==> flow/design.v <==
`timescale 1ns/1ps
module ALU(ALUControl, a, b, zero, less_greater, w);
    parameter N = 16;
    input [2:0] ALUControl;
    input signed [N-1:0] a, b;
    output zero, less_greater;
    output reg signed [N-1:0] w;
    always @(a or b or ALUControl) begin
        case (ALUControl)
            3'b000   :  w = a + b;
            3'b001   :  w = a - b;
            3'b010   :  w = a & b;
            3'b011    :  w = a | b;
            3'b101   :  w = $signed(a) < $signed(b) ? 16'd1 : 16'd0;
            3'b100   :  w = a ^ b;
            default:  w = {N{1'bx}};
        endcase
    end
    assign zero = (~|w);
    assign less_greater = |w;
endmodule
`timescale 1ns/1ps
module ALU_Controller(func3, Branch_funct, ALUOp, ALUControl);
    input [2:0] func3;
    input [1:0] Branch_funct;
    input [1:0] ALUOp;  
    output reg [2:0] ALUControl;
    always @(ALUOp or func3 or Branch_funct)begin
        case (ALUOp)
            2'b00   : ALUControl <= 3'b000;
            2'b01   : ALUControl <= 
                        (Branch_funct == 2'b00) ? 3'b001:
                        (Branch_funct == 2'b01) ? 3'b001:
                        (Branch_funct == 2'b10) ? 3'b101: 3'bxxx;
            2'b10   : ALUControl <= 
                        (func3 == 3'b000) ? 3'b000:
                        (func3 == 3'b001)  ? 3'b001:
                        (func3 == 3'b111) ? 3'b010:
                        (func3 == 3'b110) ? 3'b011:
                        (func3 == 3'b010) ? 3'b101 : 3'bxxx;
            2'b11   : ALUControl <= 3'b000;
            default: ALUControl <= 3'b000;
        endcase
    end
endmodule
module BranchController(Branch_funct, branch, less_greater, zero, w);
    input branch, zero, less_greater;
    input [1:0] Branch_funct;
    output reg w;
    always @(Branch_funct, zero, less_greater, branch) begin
        case (Branch_funct)
            2'b00   : w <= branch && zero;
            2'b01   : w <= branch && ~zero;
            2'b10   : w <= branch && less_greater;
            default: w <= 1'b0;
        endcase
    end
endmodule
`timescale 1ns/1ps
module CRegister(in, en, rst, clk, out);
    parameter N = 16;
    input [N-1:0] in;
    input en, clk, rst;
    output reg [N-1:0] out;
    always @(posedge clk or posedge rst) begin
        if (rst)
            out <= {N{1'b0}};
        else if (en)
            out <= in;
    end
endmodule
`timescale 1ns/1ps
module ImmExtension(immSrc, data, w);
    input [2:0] immSrc;
    input [12:0] data;
    parameter [2:0] L_T = 3'b000, S_T = 3'b001,
                    B_T = 3'b010, J_T = 3'b011,
                    I_T = 3'b100;
    output reg [15:0] w;
    always @(immSrc, data) begin
        case (immSrc)
            L_T   : w <= {{9{data[12]}},data[12], data[8:6] , data[2:0]};
            S_T   : w <= {{19{data[12]}},data[12], data[5:0]};
            J_T   : w <= {{3{data[12]}},data[12], data[11:0]};
            B_T   : w <= {{11{data[12]}}, data[12], data[9], data[2:0]};
            I_T   : w <= {{9{data[12]}},data[12], data[8:6], data[2:0]};
            default: w <= 16'dx;
        endcase
    end
endmodule
`timescale 1ns/1ps
module Mux2to1(slc, a, b, w);
    parameter N = 16;
    input slc;
    input [N-1:0] a, b;
    output [N-1:0] w;
    assign w = ~slc ? a : b;
endmodule
`timescale 1ns/1ps
module Mux4to1(slc, a, b, c, d, w);
    parameter N = 16;
    input [1:0] slc;
    input [N-1:0] a, b, c, d;
    output reg [N-1:0] w;
    always @(a or b or c or d or slc) begin
        case (slc)
            2'b00  : w <= a;
            2'b01  : w <= b;
            2'b10  : w <= c;
            2'b11  : w <= d;
            default: w <= {N{1'bx}};
        endcase
    end
endmodule
`timescale 1ns/1ps
module RegisterFile(clk, regWrite,
                    readRegister1, readRegister2,
                    writeRegister, writeData,
                    readData1, readData2);
    parameter WordLen = 16;
    parameter WordCount = 16;
    input regWrite, clk;
    input [2:0] readRegister1, readRegister2, writeRegister;
    input [WordLen-1:0] writeData;
    output [WordLen-1:0] readData1, readData2;
    reg [WordLen-1:0] registerFile [0:(WordCount /2)-1];
    always @(posedge clk) begin
        if (regWrite)
            registerFile[writeRegister] <= writeData;
    end
    assign readData1 = registerFile[readRegister1];
    assign readData2 = registerFile[readRegister2];
endmodule
`timescale 1ns/1ps
module MainController(clk, rst, op,
                      PCUpdate, adrSrc, memWrite, branch,
                      IRWrite, resultSrc, ALUOp, 
                      ALUSrcA, ALUSrcB, immSrc, regWrite, jump);
    input [2:0] op;
    input clk, rst;
    output reg [1:0]  resultSrc, ALUSrcA, ALUSrcB, ALUOp;
    output reg [2:0] immSrc;
    output reg adrSrc, regWrite, memWrite, PCUpdate, branch, IRWrite, jump;
    parameter [2:0] R_T = 3'b000, L_T = 3'b001,
                    S_T = 3'b010, B_T = 3'b011,
                    J_T = 3'b100, I_T = 3'b101;
    reg [11:0] pstate;
    reg [11:0] nstate;
    always @(*) begin
        case (pstate)
            12'b000000000001   : nstate = 12'b000000000010;
            12'b000000000010  : nstate =  (op == L_T)    ? 12'b000000000100     :
                                 (op == R_T)    ? 12'b000000010000     :
                                 (op == B_T)    ? 12'b000001000000     :                                   
                                 (op == J_T)    ? 12'b000000001000     :
                                 (op == S_T)    ? 12'b000010000000     : 
                                 (op == I_T)    ? 12'b100000000001     :12'b000000000001;   
            12'b100000000001 : nstate = 12'b000000100000;
            12'b000000000100 : nstate = 12'b001000000001;
            12'b000000010000 : nstate = 12'b000000100000;
            12'b000000100000: nstate = 12'b000000000001;
            12'b000001000000 : nstate = 12'b000000000001;
            12'b000000001000 : nstate = 12'b000000000001;
            12'b000010000000 : nstate = 12'b000100000000;
            12'b000100000000: nstate = 12'b000000000001;
            12'b001000000001: nstate = 12'b010000000001;
            12'b010000000001 : nstate = 12'b000000000001;
            default: nstate = 12'b000000000001;
        endcase
    end
    always @(pstate) begin
        {resultSrc, memWrite, ALUOp, ALUSrcA, ALUSrcB, immSrc, 
                regWrite, PCUpdate, branch, IRWrite, jump, adrSrc} = 18'b0;
        case (pstate)
            12'b000000000001 : begin
                IRWrite   = 1'b1;
                adrSrc    = 1'b0;
                ALUSrcA   = 2'b00;
                ALUSrcB   = 2'b10;
                ALUOp     = 2'b00;
                resultSrc = 2'b10;
                PCUpdate  = 1'b1;
            end
            12'b000000000010: begin
                ALUSrcA   = 2'b01;
                ALUSrcB   = 2'b01;
                ALUOp     = 2'b00;
                immSrc    = 3'b010;
            end
            12'b100000000001: begin 
                ALUSrcA   = 2'b10;
                ALUSrcB   = 2'b01;
                immSrc    = 3'b100;
                ALUOp     = 2'b11;
            end
            12'b000000000100: begin 
                ALUSrcA   = 2'b10;
                ALUSrcB   = 2'b01;
                immSrc    = 3'b000;
                ALUOp     = 2'b11;
            end
            12'b001000000001: begin
                resultSrc = 2'b00;
                adrSrc    = 1'b1;
            end
            12'b010000000001: begin
                resultSrc = 2'b01;
                regWrite  = 1'b1;
            end
            12'b000000010000: begin
                ALUSrcA   = 2'b10;
                ALUSrcB   = 2'b00;
                ALUOp     = 2'b10;
            end
            12'b000001000000: begin
                ALUSrcA   = 2'b10;
                ALUSrcB   = 2'b00;
                ALUOp     = 2'b01;
                resultSrc = 2'b00;
                branch    = 1'b1;
            end
            12'b000000001000: begin
                ALUSrcA   = 2'b01;
                ALUSrcB   = 2'b01;
                ALUOp     = 2'b00;
                resultSrc = 2'b10;
                immSrc    = 3'b011;
                jump      = 1'b1;
            end
            12'b000010000000: begin
                ALUSrcA   = 2'b10;
                ALUSrcB   = 2'b01;
                ALUOp     = 2'b00;
                immSrc    = 3'b001;
            end
            12'b000100000000: begin
                resultSrc = 2'b00;
                adrSrc    = 1'b1;
                memWrite  = 1'b1;
            end
            12'b000000100000: begin
                resultSrc = 2'b00;
                regWrite  = 1'b1;
            end
        endcase
    end
    always @(posedge clk or posedge rst) begin
        if (rst)
            pstate <= 12'b000000000001;
        else
            pstate <= nstate;
    end
endmodule
`timescale 1ns/1ps
module RISC_V_Controller(clk, rst, op, func3, Branch_funct, zero,less_greater,
                    PCWrite, adrSrc, memWrite,
                    IRWrite, resultSrc, ALUControl,
                    ALUSrcA, ALUSrcB, immSrc, regWrite);
    input [2:0] op;
    input [2:0] func3;
    input [1:0] Branch_funct;
    input clk, rst, zero, less_greater;
    output PCWrite, adrSrc, memWrite, IRWrite, regWrite;
    output [1:0] resultSrc, ALUSrcA, ALUSrcB;
    output [2:0] ALUControl;
    output [2:0] immSrc;
    wire PCUpdate, branch, Branch_out, jump;
    wire[1:0] ALUOp;
    MainController mainController(
        .clk(clk), .rst(rst), .op(op),
        .PCUpdate(PCUpdate),
        .adrSrc(adrSrc), .memWrite(memWrite),
        .branch(branch), .resultSrc(resultSrc),
        .ALUSrcA(ALUSrcA), .ALUSrcB(ALUSrcB),
        .immSrc(immSrc), .regWrite(regWrite),
        .IRWrite(IRWrite), .ALUOp(ALUOp), .jump(jump)
    );
    ALU_Controller ALUController(
        .func3(func3),  .ALUOp(ALUOp), .ALUControl(ALUControl), .Branch_funct(Branch_funct)
    );    
    BranchController Branch_Control(
                                    .Branch_funct(Branch_funct), .branch(branch), .less_greater(less_greater), .zero(zero), .w(Branch_out)
                                    );
    assign PCWrite = (PCUpdate | Branch_out | jump); 
endmodule
`timescale 1ns/1ps
module RISC_V_Datapath(clk, rst, PCWrite, adrSrc, memWrite,
                    IRWrite, resultSrc, ALUControl,
                    ALUSrcA, ALUSrcB, immSrc, regWrite,
                    op, func3, Branch_funct, zero, less_greater, funct7,
                    mem_addr, mem_wdata, mem_we, mem_rdata);
    input clk, rst, PCWrite, adrSrc, memWrite, IRWrite, regWrite;
    input [1:0] resultSrc, ALUSrcA, ALUSrcB;
    input [2:0] ALUControl;
    input [2:0] immSrc;
    input  [15:0] mem_rdata;
    output [15:0] mem_addr, mem_wdata;
    output        mem_we;
    output [2:0] op;
    output [2:0] func3;
    output [1:0] Branch_funct;
    output  zero, less_greater, funct7;
    wire [15:0] Adr, PC, ReadData, OldPC;
    wire [15:0] ImmExt, instr, Data;
    wire [15:0] RD1, RD2, A, B, SrcA, SrcB;
    wire [15:0] ALUResult, ALUOut, Result;
    CRegister  PCR  (.in(Result),    .en(PCWrite), .rst(rst), .clk(clk), .out(PC));
    CRegister OldPCR(.in(PC),        .en(IRWrite), .rst(rst), .clk(clk), .out(OldPC));
    CRegister  IR   (.in(ReadData),  .en(IRWrite), .rst(rst), .clk(clk), .out(instr));
    CRegister MDR   (.in(ReadData),  .en(1'b1),    .rst(rst), .clk(clk), .out(Data));
    CRegister AR    (.in(RD1),       .en(1'b1),    .rst(rst), .clk(clk), .out(A));
    CRegister BR    (.in(RD2),       .en(1'b1),    .rst(rst), .clk(clk), .out(B));
    CRegister ALUR  (.in(ALUResult), .en(1'b1),    .rst(rst), .clk(clk), .out(ALUOut));
    Mux2to1 AdrMux(.slc(adrSrc),    .a(PC),     .b(Result), .w(Adr));
    Mux4to1 AMux     (.slc(ALUSrcA),   .a(PC),     .b(OldPC),  .c(A),         .d(16'd0),  .w(SrcA));
    Mux4to1 BMux     (.slc(ALUSrcB),   .a(B),      .b(ImmExt), .c(16'd2),     .d(16'd0),  .w(SrcB));
    Mux4to1 ResultMux(.slc(resultSrc), .a(ALUOut), .b(Data),   .c(ALUResult), .d(ImmExt), .w(Result));
    ImmExtension Extend(
        .immSrc(immSrc), .data({instr[15], instr[11:0]}), .w(ImmExt)
    );
    ALU ALU_Instance(
        .ALUControl(ALUControl), .a(SrcA), .b(SrcB), 
        .zero(zero), .less_greater(less_greater), .w(ALUResult)
    );
    assign mem_addr  = Adr;
    assign mem_wdata = B;
    assign mem_we    = memWrite;
    assign ReadData  = mem_rdata;
    RegisterFile RF(
        .clk(clk), 
        .regWrite(regWrite),
        .writeData(Result), 
        .readData1(RD1), .readData2(RD2),
        .readRegister1(instr[5:3]), 
        .readRegister2(instr[8:6]),
        .writeRegister(instr[11:9])
    );
    assign funct7 = instr[15]; 
    assign op = instr[14:12];
    assign func3 = instr[2:0];
    assign Branch_funct = instr[11:10];
endmodule
`timescale 1ns/1ps
module RISC_V(clk, rst, mem_addr, mem_wdata, mem_we, mem_rdata);
    input clk, rst;
    input  [15:0] mem_rdata;  
    output [15:0] mem_addr;   
    output [15:0] mem_wdata;  
    output        mem_we;     
    wire [2:0] func3, ALUControl;
    wire[2:0] immSrc;
    wire zero, less_greater, PCSrc, memWrite, 
         regWrite, ALUSrc, PCWrite, adrSrc, IRWrite, funct7;
    wire [1:0] resultSrc, ALUSrcA, ALUSrcB, Branch_funct;
    wire [2:0] op; 
    RISC_V_Controller CU(
        .clk(clk), .rst(rst), .op(op), 
        .func3(func3), .immSrc(immSrc), .zero(zero), 
        .less_greater(less_greater), .PCWrite(PCWrite),
        .adrSrc(adrSrc), .memWrite(memWrite), 
        .IRWrite(IRWrite), .resultSrc(resultSrc), 
        .ALUControl(ALUControl), .ALUSrcA(ALUSrcA),
        .ALUSrcB(ALUSrcB), .regWrite(regWrite),
        .Branch_funct(Branch_funct)
    );
    RISC_V_Datapath DP(
        .clk(clk), .rst(rst), .less_greater(less_greater),
        .PCWrite(PCWrite), .adrSrc(adrSrc),
        .memWrite(memWrite), .IRWrite(IRWrite), 
        .resultSrc(resultSrc), .immSrc(immSrc), 
        .ALUControl(ALUControl), .op(op),
        .ALUSrcA(ALUSrcA), .func3(func3),
        .ALUSrcB(ALUSrcB), .zero(zero),
        .regWrite(regWrite), .Branch_funct(Branch_funct), .funct7(funct7),
        .mem_addr(mem_addr), .mem_wdata(mem_wdata), .mem_we(mem_we), .mem_rdata(mem_rdata)
    );
endmodule
## Reports on RISC_V

Tool output for the design above, in the order of the flow.
Lines are those of the file above, counted from 1.
Cell names lack the library's common part.
Not given: n/a

- Design top: RISC_V
- Clock input: clk
- Library: sky130hd
- Corner: tt_025C_1v80

## After elaboration

Yosys after proc, flatten, opt, wreduce and memory -nomap, before mapping. Memory bits, and registers merged into a memory's read port (data or address), are not among the register bits. Print and check cells are not counted. Equal cells are merged and count once.
Memory sizes are those after Yosys's memory passes, which may raise the word count (mostly to a power of two), join words into wider ones and drop unused or constant bits.

- Word width x clocked read ports: 32
- Memory bits (writable): 128
- Register bits: 92
- Elaborated cells: 121
- Input port bits: 18
- Memories: 1

- Add/subtract/negate cells: 2
- Reductions and logical operators: 24
- Mux-type cells: 38
- Eq/ne operators: 44
- Bitwise logic cells: 5
- Order comparisons: 1

Memories:

| memory | words | bits a word | rd ports | wr ports | line | source |
|---|---|---|---|---|---|---|
| DP.RF.registerFile | 8 | 16 | 2 | 1 | 126 | `reg [WordLen-1:0] registerFile [0:(WordCount /2)-1];` |

Operators with widths:

| operator | count |
|---|---|
| 16-bit case mux with 4-bit select | 4 |
| 16-bit case mux with 6-bit select | 1 |
| 12-bit case mux with 6-bit select | 1 |
| 12-bit 2-to-1 mux | 6 |
| 16-bit 2-to-1 mux | 2 |
| 3-bit 2-to-1 mux | 9 |
| 3-bit by 2-bit == test with 1-bit output with constant B | 7 |
| 3-bit == test with constant B | 7 |
| 2-bit == test with constant B | 9 |
| 2-bit OR reduction | 9 |
| 16-bit adder | 1 |
| 16-bit subtractor | 1 |
| 16-bit less-than comparator | 1 |
| 16-bit bitwise AND | 1 |
| 16-bit bitwise OR | 1 |
| 16-bit bitwise XOR | 1 |
| 16-bit OR reduction | 1 |
| 12-bit by 1-bit == test with 1-bit output with constant B | 1 |
| 12-bit by 10-bit == test with 1-bit output with constant B | 1 |
| 12-bit by 11-bit == test with 1-bit output with constant B | 1 |
| 12-bit == test with constant B | 1 |
| 12-bit by 2-bit == test with 1-bit output with constant B | 1 |
| 12-bit by 3-bit == test with 1-bit output with constant B | 1 |
| 12-bit by 4-bit == test with 1-bit output with constant B | 1 |
| 12-bit by 5-bit == test with 1-bit output with constant B | 1 |
| 12-bit by 6-bit == test with 1-bit output with constant B | 1 |
| 12-bit by 7-bit == test with 1-bit output with constant B | 1 |
| 12-bit by 8-bit == test with 1-bit output with constant B | 1 |

Other operator kinds: 15; their cells: 41.

## Depth

Yosys ltp: most cells in a row. Word level: on the elaborated netlist, between registers, memories and ports. Mapped: between sequential cells and ports; inverters and the memories' decode and read muxes count.

- Depth in word-level cells: 15
- ABC_AREA: 0
- Mapped depth: 23
- Gate-level depth less buffers: 21

## Netlist

Yosys stat after the flow's synthesis: flattened, memories mapped to cells. It holds for the ABC_AREA given above (unset counts as 0); a run with the other value may have another netlist.
Totals and module areas in this step are rounded.

- Cells in the netlist: 1,050
- Flip-flop cells: 252
- Sequential part of the area: 0.006948 mm^2
- Synthesis area: 0.0139 mm^2

Cells by type:

| type | count | area in all (um^2) |
|---|---|---|
| edfxtp_1 | 128 | 3.84E+03 |
| dfrtp_1 | 123 | 3.08E+03 |
| mux4_2 | 79 | 1.78E+03 |
| mux2_2 | 83 | 934.646 |
| ha_1 | 54 | 675.648 |
| nor2_1 | 63 | 236.477 |
| inv_1 | 62 | 232.723 |
| a21oi_1 | 41 | 205.197 |
| mux2i_1 | 19 | 190.182 |
| nand2_1 | 46 | 172.666 |
| o21ai_0 | 34 | 170.163 |
| a211oi_1 | 20 | 150.144 |
| mux2_4 | 10 | 150.144 |
| clkbuf_1 | 38 | 142.637 |
| nor3_1 | 25 | 125.12 |
| a31oi_1 | 10 | 62.56 |
| nand2b_1 | 10 | 62.56 |
| a22oi_1 | 8 | 60.058 |

Other cell types: 71; their cells: 197.
The figures by module come from a second, unflattened synthesis with its own total; it is not the netlist above.

- Cells (unflattened synthesis): 1,082
- Area (unflattened synthesis): 0.01569 mm^2

Each row is one instance without its submodules.

Modules:

| module | cells | instances | area (mm^2) | sequential area (mm^2) |
|---|---|---|---|---|
| RegisterFile | 255 | 1 | 0.006045 | 0.003844 |
| CRegister | 35 | 7 | 0.0006531 | 0.0004004 |
| ALU | 416 | 1 | 0.00269 | 0 |
| Mux4to1 | 20 | 3 | 0.0004242 | 0 |
| MainController | 41 | 1 | 0.0004679 | 0.0003015 |
| Mux2to1 | 18 | 1 | 0.000249 | 0 |
| ImmExtension | 22 | 1 | 0.0002315 | 0 |
| BranchController | 11 | 1 | 0.0000801 | 0 |
| ALU_Controller | 10 | 1 | 0.0000651 | 0 |
| RISC_V_Datapath | 3 | 1 | 0.000015 | 0 |
| RISC_V_Controller | 1 | 1 | 0.0000063 | 0 |
| RISC_V | 0 | 1 | 0 | 0 |

## Path before layout

OpenSTA on the mapped netlist: ideal clock, no wires. The path of least setup slack (recovery checks aside). Input and output delay are each 20% of the period. Register names are those of the netlist, which keeps one name where synthesis merged equal registers.

- Path kind: reg2out
- From: register CU.mainController.pstate
- To: output mem_addr[12]
- Period: 8,000 ps
- Stages on the path: 20
- Delay of the path: 4,648 ps
- Setup slack: 1,752 ps
- Data arrival time: 4,648 ps
- Launch time at the first pin: 0 ps
- Output delay: 1,600 ps
- Period reached after synthesis: 6,248 ps

"delay of the path" = arrival - input delay + setup time.
At an output port there is no setup time.
"stages on the path": output pins that drive a net of the path, with the launching flip-flop's if there is one; two outputs of one cell count as two.
"period reached after synthesis" = period - worst setup slack (recovery checks aside). The figure is calculated, with input and output delays left at 20% of the set period.
An end named without its bit number is one bit of that signal or, where synthesis recoded a state register, one of its new flip-flops.

- Path through: dfrtp_1 nor3_1 inv_1 or3_1 clkbuf_1 nor2_1 nand2_1 o21ai_0 ha_1 inv_1 fa_1 nand2b_1 a2111o_1 o21a_1 a31oi_1 o22ai_1 o21ai_1 o221ai_1 mux4_2 mux2_2

RTL lines, path after synthesis:

| what | line | source |
|---|---|---|
| start: declaration | 147 | `reg [11:0] pstate;` |
| start: assignment | 249 | `pstate <= 12'b000000000001;` |
| start: assignment | 251 | `pstate <= nstate;` |
| end: declaration | 347 | `output [15:0] mem_addr;` |

Chain of elaborated cells between the ends: none given.
Some nets on the timed path still bear RTL names; the line given drives or declares the net.

Named nets, after synthesis:

| signal | line | source |
|---|---|---|
| DP.ALUR.in[12] | 9 | `case (ALUControl)` |
| DP.AdrMux.b[12] | 106 | `case (slc)` |

## Path in the finished layout

From the final timing report of stored run 2: the path of least setup slack in the routed layout; clock arrival at registers is part of the times.
The report prints the path's times to 10 ps; the period is as set.

- Path kind: reg2out
- From: register CU.mainController.pstate
- To: output mem_addr[14]
- Launch time at the first pin: 530 ps
- Output delay: 970 ps
- Stages on the path: 21
- Setup slack: -1,470 ps
- Period: 4,830 ps
- Data arrival time: 5,330 ps

An end named without its bit number is one bit of that signal or, where synthesis recoded a state register, one of its new flip-flops.

- Path through: dfrtp_2 nor3_4 inv_2 or3_4 buf_8 mux2i_4 o21ai_4 ha_4 inv_4 fa_2 nand2b_4 a2111o_1 buf_6 a211oi_4 o21ai_2 o21ai_1 nand4_1 buf_4 mux4_2 mux2_4 buf_6

RTL lines, path post-layout:

| what | line | source |
|---|---|---|
| start: declaration | 147 | `reg [11:0] pstate;` |
| start: assignment | 249 | `pstate <= 12'b000000000001;` |
| start: assignment | 251 | `pstate <= nstate;` |
| end: declaration | 347 | `output [15:0] mem_addr;` |

Chain of elaborated cells between the ends: none given.
Some nets on the timed path still bear RTL names; the line given drives or declares the net.

Named nets, post-layout:

| signal | line | source |
|---|---|---|
| DP.ALUR.in[14] | 9 | `case (ALUControl)` |
| DP.AdrMux.b[14] | 106 | `case (slc)` |

==> runs of RISC_V <==
Stored flow runs of RISC_V (3 of them; Yosys, OpenROAD, sky130hd). They differ in their settings and are not a sequence. Constraints: input delay and output delay 20% of the set period each, output load 0.01 pF.
"achieved clock period" = clock period - worst setup slack. The figure is calculated, with input and output delays left at 20% of the set period.
"critical path time" is the time allowed to the run's worst setup path (the clock period less input and output delay, where it has them) less its slack. Clock arrival times count: a late capture clock shortens it, a late launch clock lengthens it.
"power consumption" rests on the timing tool's default activity at the inputs, not on a simulated workload.
"critical path time" is given in steps of 10 ps.
Values from the reports are rounded here.
Among the settings, n/a means not set for that run.
A result given as n/a is not shown for that run.

| item | stored run 1 | stored run 2 | stored run 3 |
|---|---|---|---|
| CELL_PAD_IN_SITES_GLOBAL_PLACEMENT | 3 | 3 | n/a |
| CORE_UTILIZATION | 70 | 42 | 44 |
| CTS_CLUSTER_SIZE | 92 | n/a | 40 |
| MAX_ROUTING_LAYER | met5 | n/a | met5 |
| MIN_ROUTING_LAYER | met1 | met1 | n/a |
| PLACE_DENSITY | 0.58 | n/a | n/a |
| period_ns | 6.56 | 4.83 | 9.51 |
| CAP_MARGIN | 20 | 20 | 35 |
| CORE_MARGIN | 2 | 4 | 4 |
| SLEW_MARGIN | 20 | 20 | 20 |
| CELL_PAD_IN_SITES_DETAIL_PLACEMENT | n/a | 1 | n/a |
| CTS_CLUSTER_DIAMETER | n/a | 63 | 393 |
| GPL_ROUTABILITY_DRIVEN | n/a | 1 | n/a |
| GPL_TIMING_DRIVEN | n/a | 0 | 0 |
| HOLD_SLACK_MARGIN | n/a | -0.01 | n/a |
| PLACE_DENSITY_LB_ADDON | n/a | 0.13 | 0.24 |
| TNS_END_PERCENT | n/a | 35 | 100 |
| power consumption (mW) | n/a | 4.347 | 1.718 |
| achieved clock period (ps) | n/a | 6,298 | 8,892 |
| setup slack of the worst path (ps) | n/a | -1,468 | 618 |
| critical path time (ps) | n/a | 5,330 | 6,990 |
| critical path type | n/a | reg2out | reg2out |
| area of the standard cells in the finished layout (mm^2) | n/a | 0.01804 | 0.01545 |
| setup TNS (ps) | n/a | -27,360 | 0 |
| total die area (mm^2) | n/a | 0.03606 | 0.03449 |
| synthesis area (mm^2) | n/a | 0.0139 | 0.0139 |
| post-layout utilization (%) | n/a | 55.3 | 50.0 |
| post-route worst hold slack (ps) | n/a | 392 | 404 |

Stored run 1: no results, placement failed with GPL-0301
